==> flow/design.v <==
module mult(input [3:0] a, input [3:0] b, output reg [8:0] c
    );
always@(*)
c= a*b;
endmodule
module ad(input [8:0] a1, input [8:0] b1, output reg [9:0] c1
    );
always@(*)
c1= a1+b1;
endmodule
module ad2(input [8:0] a2, input [9:0] b2, output reg [10:0] c2
    );
always@(*)
c2= a2+b2;
endmodule
module ad3(input [8:0] a3, input [10:0] b3, output reg [11:0] c3
    );
always@(*)
c3= a3+b3;
endmodule
`timescale 1ns / 1ps
module mem_ram (input clk, wren, 
                input [3:0] d11,input [3:0] d12,input [3:0] d13,input [3:0] d14,input [3:0] d15,input [3:0] d16,input [3:0] d17,input [3:0]d18,
					 input [3:0] d21,input [3:0] d22,input [3:0] d23,input [3:0] d24,input [3:0] d25,input [3:0] d26,input [3:0] d27,input [3:0]d28,
					 input [3:0] d31,input [3:0] d32,input [3:0] d33,input [3:0] d34,input [3:0] d35,input [3:0] d36,input [3:0] d37,input [3:0]d38,
					 input [3:0] d41,input [3:0] d42,input [3:0] d43,input [3:0] d44,input [3:0] d45,input [3:0] d46,input [3:0] d47,input [3:0]d48,
					 input [3:0] r1,input [3:0] r2,
					 input [3:0] r3,input [3:0] r4,
					 output [11:0] w_sum11,
					 output [11:0] w_sum12,
					 output [11:0] w_sum13,
					 output [11:0] w_sum14,
					 output [11:0] w_sum15,
					 output [11:0] w_sum16,
					 output [11:0] w_sum17,
					 output [11:0] w_sum18
					 );
  reg [31:0] mem [3:0];  
  wire [8:0] p11, p21,p31,p41;
  wire [8:0] p12, p22,p32,p42;
  wire [8:0] p13, p23,p33,p43;
  wire [8:0] p14, p24,p34,p44;
  wire [8:0] p15, p25,p35,p45;
  wire [8:0] p16, p26,p36,p46;
  wire [8:0] p17, p27,p37,p47;
  wire [8:0] p18, p28,p38,p48;
wire [9:0] s11,s12,s13,s14,s15,s16,s17,s18;
wire [10:0] s21,s22,s23,s24,s25,s26,s27,s28;
wire [11:0] s31,s32,s33,s34,s35,s36,s37,s38;
  always @(posedge clk) 
      begin
            if (wren) begin
                mem[0][31-:4]<=d11;
					 mem[0][27-:4] <=d12;
					 mem[0][23-:4]<=d13;
					 mem[0][19-:4]<=d14;
					 mem[0][15-:4]<=d15;
					 mem[0][11-:4]<=d16;
					 mem[0][7-:4]<=d17;
					 mem[0][3-:4]<=d18;
					 mem[1][31-:4]<=d21;
					 mem[1][27-:4] <=d22;
					 mem[1][23-:4]<=d23;
					 mem[1][19-:4]<=d24;
					 mem[1][15-:4]<=d25;
					 mem[1][11-:4]<=d26;
					 mem[1][7-:4]<=d27;
					 mem[1][3-:4]<=d28;
					 mem[2][31-:4]<=d31;
					 mem[2][27-:4] <=d32;
					 mem[2][23-:4]<=d33;
					 mem[2][19-:4]<=d34;
					 mem[2][15-:4]<=d35;
					 mem[2][11-:4]<=d36;
					 mem[2][7-:4]<=d37;
					 mem[2][3-:4]<=d38;
					 mem[3][31-:4]<=d41;
					 mem[3][27-:4] <=d42;
					 mem[3][23-:4]<=d43;
					 mem[3][19-:4]<=d44;
					 mem[3][15-:4]<=d45;
					 mem[3][11-:4]<=d46;
					 mem[3][7-:4]<=d47;
					 mem[3][3-:4]<=d48;
            end
		end		 
generate
   mult m11(.a(r1),
				.b(mem[0][31-:4]),
				.c(p11) 
				);
	mult m21(
	         .a(r2),
				.b(mem[1][31-:4]),
				.c(p21)
	         );		
   mult m31(
	         .a(r3),
				.b(mem[2][31-:4]),
				.c(p31)
	         );		
   mult m41(
	         .a(r4),
				.b(mem[3][31-:4]), 
				.c(p41)
	         );	
  ad add11 ( 
            .a1(p11),
				.b1(p21),
				.c1(s11)
           );  
  ad2 add21 (
            .b2(s11),
				.a2(p31),
				.c2(s21)
          );
  ad3 add31 (
             .b3(s21),
				 .a3(p41),
				 .c3(s31)
				 );
    mult m12(.a(r1),
				.b(mem[0][27-:4]),
				.c(p12)
				);
	mult m22(
	         .a(r2),
				.b(mem[1][27-:4]),
				.c(p22)
	         );		
   mult m32(
	         .a(r3),
				.b(mem[2][27-:4]),
				.c(p32)
	         );		
   mult m42(
	         .a(r4),
				.b(mem[3][27-:4]), 
				.c(p42)
	         );	
  ad add12 ( 
            .a1(p12),
				.b1(p22),
				.c1(s12)
           );  
  ad2 add22 (
            .b2(s12),
				.a2(p32),
				.c2(s22)
          );
  ad3 add32 (
             .b3(s22),
				 .a3(p42),
				 .c3(s32)
				 );
   mult m13(.a(r1),
				.b(mem[0][23-:4]),
				.c(p13)
				);
	mult m23(
	         .a(r2),
				.b(mem[1][23-:4]),
				.c(p23)
	         );		
   mult m33(
	         .a(r3),
				.b(mem[2][23-:4]),
				.c(p33)
	         );		
   mult m43(
	         .a(r4),
				.b(mem[3][23-:4]), 
				.c(p43)
	         );	
  ad add13 ( 
            .a1(p13),
				.b1(p23),
				.c1(s13)
           );  
  ad2 add23 (
            .b2(s13),
				.a2(p33),
				.c2(s23)
          );
  ad3 add33 (
             .b3(s23),
				 .a3(p43),
				 .c3(s33)
				 );
  mult m14(.a(r1),
				.b(mem[0][19-:4]),
				.c(p14)
				);
	mult m24(
	         .a(r2),
				.b(mem[1][19-:4]),
				.c(p24)
	         );		
   mult m34(
	         .a(r3),
				.b(mem[2][19-:4]),
				.c(p34)
	         );		
   mult m44(
	         .a(r4),
				.b(mem[3][19-:4]), 
				.c(p44)
	         );	
  ad add14 ( 
            .a1(p14),
				.b1(p24),
				.c1(s14)
           );  
  ad2 add24 (
            .b2(s14),
				.a2(p34),
				.c2(s24)
          );
  ad3 add34 (
             .b3(s24),
				 .a3(p44),
				 .c3(s34)
				 );
  mult m15(.a(r1),
				.b(mem[0][15-:4]),
				.c(p15)
				);
	mult m25(
	         .a(r2),
				.b(mem[1][15-:4]),
				.c(p25)
	         );		
   mult m35(
	         .a(r3),
				.b(mem[2][15-:4]),
				.c(p35)
	         );		
   mult m45(
	         .a(r4),
				.b(mem[3][15-:4]), 
				.c(p45)
	         );	
  ad add15 ( 
            .a1(p15),
				.b1(p25),
				.c1(s15)
           );  
  ad2 add25 (
            .b2(s15),
				.a2(p35),
				.c2(s25)
          );
  ad3 add35 (
             .b3(s25),
				 .a3(p45),
				 .c3(s35)
				 );
   mult m16(.a(r1),
				.b(mem[0][11-:4]),
				.c(p16)
				);
	mult m26(
	         .a(r2),
				.b(mem[1][11-:4]),
				.c(p26)
	         );		
   mult m36(
	         .a(r3),
				.b(mem[2][11-:4]),
				.c(p36)
	         );		
   mult m46(
	         .a(r4),
				.b(mem[3][11-:4]), 
				.c(p46)
	         );	
  ad add16 ( 
            .a1(p16),
				.b1(p26),
				.c1(s16)
           );  
  ad2 add26 (
            .b2(s16),
				.a2(p36),
				.c2(s26)
          );
  ad3 add36 (
             .b3(s26),
				 .a3(p46),
				 .c3(s36)
				 );
   mult m17(.a(r1),
				.b(mem[0][7-:4]),
				.c(p17)
				);
	mult m27(
	         .a(r2),
				.b(mem[1][7-:4]),
				.c(p27)
	         );		
   mult m37(
	         .a(r3),
				.b(mem[2][7-:4]),
				.c(p37)
	         );		
   mult m47(
	         .a(r4),
				.b(mem[3][7-:4]), 
				.c(p47)
	         );	
  ad add17 ( 
            .a1(p17),
				.b1(p27),
				.c1(s17)
           );  
  ad2 add27 (
            .b2(s17),
				.a2(p37),
				.c2(s27)
          );
  ad3 add37 (
             .b3(s27),
				 .a3(p47),
				 .c3(s37)
				 );
  mult m18(.a(r1),
				.b(mem[0][3-:4]),
				.c(p18)
				);
	mult m28(
	         .a(r2),
				.b(mem[1][3-:4]),
				.c(p28)
	         );		
   mult m38(
	         .a(r3),
				.b(mem[2][3-:4]),
				.c(p38)
	         );		
   mult m48(
	         .a(r4),
				.b(mem[3][3-:4]), 
				.c(p48)
	         );	
  ad add18 ( 
            .a1(p18),
				.b1(p28),
				.c1(s18)
           );  
  ad2 add28 (
            .b2(s18),
				.a2(p38),
				.c2(s28)
          );
  ad3 add38 (
             .b3(s28),
				 .a3(p48),
				 .c3(s38)
				 );
assign w_sum11 =s31;
assign w_sum12 =s32;
assign w_sum13 =s33;
assign w_sum14 =s34;
assign w_sum15 =s35;
assign w_sum16 =s36;
assign w_sum17 =s37;
assign w_sum18 =s38;
endgenerate
endmodule
Reports on mem_ram
The steps from the RTL of mem_ram to its reports follow in flow order.
Lines are those of the file above, counted from 1.
Operators carry their Yosys type and port widths (W data, S select, Z words).
Cell names lack the library's common part.
The mark n/a stands for no value.
Inputs
  top: mem_ram
  clock: clk
  cell library: sky130hd
  corner: tt_025C_1v80

Word-level counts
Yosys after proc, flatten, opt, wreduce and memory -nomap, before mapping. Enables and synchronous resets that opt folds into registers are not counted as muxes. Print and check cells are not counted. Equal cells are merged and count once.
Cells by class
  add/subtract/negate cells: 24
  multiply operators: 32
Operators with widths (count)
  $mul A4 B4 Y8: 32
  $add A8 B10 Y11: 8
  $add A8 B9 Y10: 8
  $add A8 B8 Y9: 8
Storage and ports
  output and inout bits: 96
  input port bits: 146
  elaborated cells: 88
  flip-flop bits (word level): 128

Depth
Yosys ltp: most cells in a row. Word level: on the elaborated netlist, between registers, memories and ports. Mapped: between sequential cells and ports; inverters and the memories' decode and read muxes count.
Depth
  word-level depth: 4
  ABC_AREA: 0
  depth in mapped cells: 19

Netlist
Source: synth_stat.txt of the flow (Yosys; design flattened, memories mapped). It holds for the ABC_AREA given above (unset counts as 0); a run with the other value may have another netlist.
The area totals of this step are shown rounded.
Mapped netlist
  sequential area: 3840 µm²
  chip area (Yosys): 21800 µm²
  cell count: 2174
  flip-flop cells: 128
Cells by type
  fa_1: count 384, total area 7.69E+03 µm²
  edfxtp_1: count 128, total area 3.84E+03 µm²
  ha_1: count 288, total area 3.6E+03 µm²
  and2_1: count 348, total area 2.18E+03 µm²
  inv_1: count 575, total area 2158.32 µm²
  nand2_1: count 183, total area 686.909 µm²
  clkbuf_1: count 48, total area 180.173 µm²
  a21oi_1: count 35, total area 175.168 µm²
  xnor2_1: count 20, total area 175.168 µm²
  xor2_1: count 14, total area 122.618 µm²
  a21o_1: count 13, total area 97.594 µm²
  o21a_1: count 12, total area 90.086 µm²
  o21ai_0: count 16, total area 80.077 µm²
  a211oi_2: count 6, total area 75.072 µm²
  buf_4: count 8, total area 60.058 µm²
  mux2i_1: count 6, total area 60.058 µm²
  nor2_1: count 16, total area 60.058 µm²
  a211oi_1: count 7, total area 52.55 µm²
Not listed: further types 23, cells in them 67.
The figures by module come from a second, unflattened synthesis with its own total; it is not the netlist above.
Second synthesis, totals
  cells (unflattened synthesis): 3088
  area total of the unflattened synthesis: 28600 µm²
Rows give one instance, submodules left out.
By module
  mult: area 459 µm², cells 53, times used 32
  mem_ram: area 3840 µm², cells 128, times used 1
  ad3: area 475 µm², cells 63, times used 8
  ad2: area 432 µm², cells 53, times used 8
  ad: area 348 µm², cells 42, times used 8

Worst setup path after synthesis
Path of least setup slack by OpenSTA after synthesis, without wires, with an ideal clock, recovery checks aside; 20% of the period is set as input and as output delay. Where synthesis merged equal registers, the netlist keeps one of their names.
Timing path after synthesis
  kind: in2out
  from: input port r4[3]
  to: output port w_sum12[10]
  path delay: 4.473 ns
  period: 10.0 ns
  data required time: 8.000 ns
  buffers on the path: 1
  output delay: 2.000 ns
  driving pins on the path: 16
  setup slack: 1.527 ns
  input delay: 2.000 ns
  arrival time: 6.473 ns
  period reached after synthesis: 8.473 ns
"path delay" is the arrival time less input delay plus setup time.
At an output port there is no setup time.
"driving pins on the path" counts driving pins, that of a launching flip-flop among them; a cell with two outputs on the path counts twice.
"period reached after synthesis" = period - worst setup slack (recovery checks aside). The figure is calculated, with input and output delays left at 20% of the set period.
Between the ends stands the longest chain of elaborated cells between them, by number of cells; it is not shown to be the way that was timed. Of several equally long chains one is given.
Each line given opens the expression or statement behind the cell; cells for indexed reads and writes are added by Yosys, which also makes memories of some case tables.
Between the ends, after synthesis
  cell sequence: clkbuf_1 nand2_1 fa_1 fa_1 inv_1 fa_1 fa_1 fa_1 inv_1 fa_1 inv_1 ha_1 a211o_1 a21oi_2 a21oi_1 o21a_1
  cells in the longest elaborated chain: 2
Ends and longest elaborated chain, after synthesis
  start, declared: RTL line 28  | input [3:0] r3,input [3:0] r4,
  $mul A4 B4 Y8: RTL line 4  | c= a*b;
  $add A8 B10 Y11: RTL line 19  | c3= a3+b3;
  end, declared: RTL line 30  | output [11:0] w_sum12,

Timing after layout
From the final timing report of record 1: the path of least setup slack in the routed layout; clock arrival at registers is part of the times.
Timing path post-layout
  kind: in2out
  from: input port r2[2]
  to: output port w_sum18[10]
  output delay: 1.93 ns
  driving pins on the path: 17
  setup slack: 1.05 ns
  arrival time: 6.68 ns
  buffers on the path: 3
  period: 9.66 ns
  data required time: 7.73 ns
  input delay: 1.93 ns
Between the ends stands the longest chain of elaborated cells between them, by number of cells; it is not shown to be the way that was timed. Of several equally long chains one is given.
Between the ends, post-layout
  cell sequence: buf_12 buf_12 and2_1 fa_2 fa_1 fa_2 fa_2 fa_1 inv_1 fa_1 inv_2 ha_4 a211o_1 a21oi_2 a21oi_2 o21a_1 buf_2
  cells in the longest elaborated chain: 4
Ends and longest elaborated chain, post-layout
  start, declared: RTL line 27  | input [3:0] r1,input [3:0] r2,
  $mul A4 B4 Y8: RTL line 4  | c= a*b;
  $add A8 B8 Y9: RTL line 9  | c1= a1+b1;
  $add A8 B9 Y10: RTL line 14  | c2= a2+b2;
  $add A8 B10 Y11: RTL line 19  | c3= a3+b3;
  end, declared: RTL line 36  | output [11:0] w_sum18

Record of 3 stored runs of the RTL-to-layout flow on mem_ram, platform sky130hd. The runs are unordered. Constraints: input delay and output delay 20% of the set period each, output load 0.01 pF.
"achieved clock period" means the clock period less the worst setup slack. The figure is calculated, with input and output delays left at 20% of the set period.
By "worst setup path time" is meant the share of the clock period that the worst setup path is allowed (20% is reserved at inputs, 20% at outputs), minus its slack. Clock arrival times at its registers enter into it.
The results are shown rounded.
[record 1] settings: CAP_MARGIN=30, CELL_PAD_IN_SITES_DETAIL_PLACEMENT=0, CELL_PAD_IN_SITES_GLOBAL_PLACEMENT=2, CORE_UTILIZATION=39, CTS_CLUSTER_DIAMETER=140, CTS_CLUSTER_SIZE=91, PLACE_DENSITY_LB_ADDON=0.25, SETUP_SLACK_MARGIN=1.82, SLEW_MARGIN=40, TNS_END_PERCENT=85, period_ns=9.66, CORE_MARGIN=2
[record 1] result: chip area after synthesis (Yosys) 21800 µm², die area 57900 µm², standard-cell area of the final layout 28800 µm², utilization 52.1 %, worst setup slack after layout 1.05 ns, total negative slack 0.000 ns, worst hold slack 1.99 ns, achieved clock period 8.612 ns, worst setup path time 4.75 ns, worst setup path kind in2out
[record 2] settings: ABC_AREA=1, CORE_MARGIN=10, CTS_CLUSTER_DIAMETER=51, GPL_ROUTABILITY_DRIVEN=0, HOLD_SLACK_MARGIN=0.26, MIN_ROUTING_LAYER=met1, PLACE_DENSITY=0.74, TNS_END_PERCENT=85, period_ns=6.66, CAP_MARGIN=20, CORE_UTILIZATION=40, SLEW_MARGIN=20
[record 2] result: chip area after synthesis (Yosys) 22600 µm², die area 66400 µm², standard-cell area of the final layout 30200 µm², utilization 53.7 %, worst setup slack after layout -0.450 ns, total negative slack -18.5 ns, worst hold slack 1.38 ns, achieved clock period 7.110 ns, worst setup path time 4.45 ns, worst setup path kind in2out
[record 3] settings: ABC_AREA=0, CELL_PAD_IN_SITES_DETAIL_PLACEMENT=0, CELL_PAD_IN_SITES_GLOBAL_PLACEMENT=1, CORE_ASPECT_RATIO=1.87, CORE_UTILIZATION=49, GPL_ROUTABILITY_DRIVEN=1, MAX_ROUTING_LAYER=met4, PLACE_DENSITY=0.53, SLEW_MARGIN=35, TNS_END_PERCENT=10, period_ns=13.4, CAP_MARGIN=20, CORE_MARGIN=2
[record 3] result: chip area after synthesis (Yosys) 21800 µm², die area 46400 µm², standard-cell area of the final layout 25300 µm², utilization 57.5 %, worst setup slack after layout 1.83 ns, total negative slack 0.000 ns, worst hold slack 2.69 ns, achieved clock period 11.575 ns, worst setup path time 6.21 ns, worst setup path kind in2out
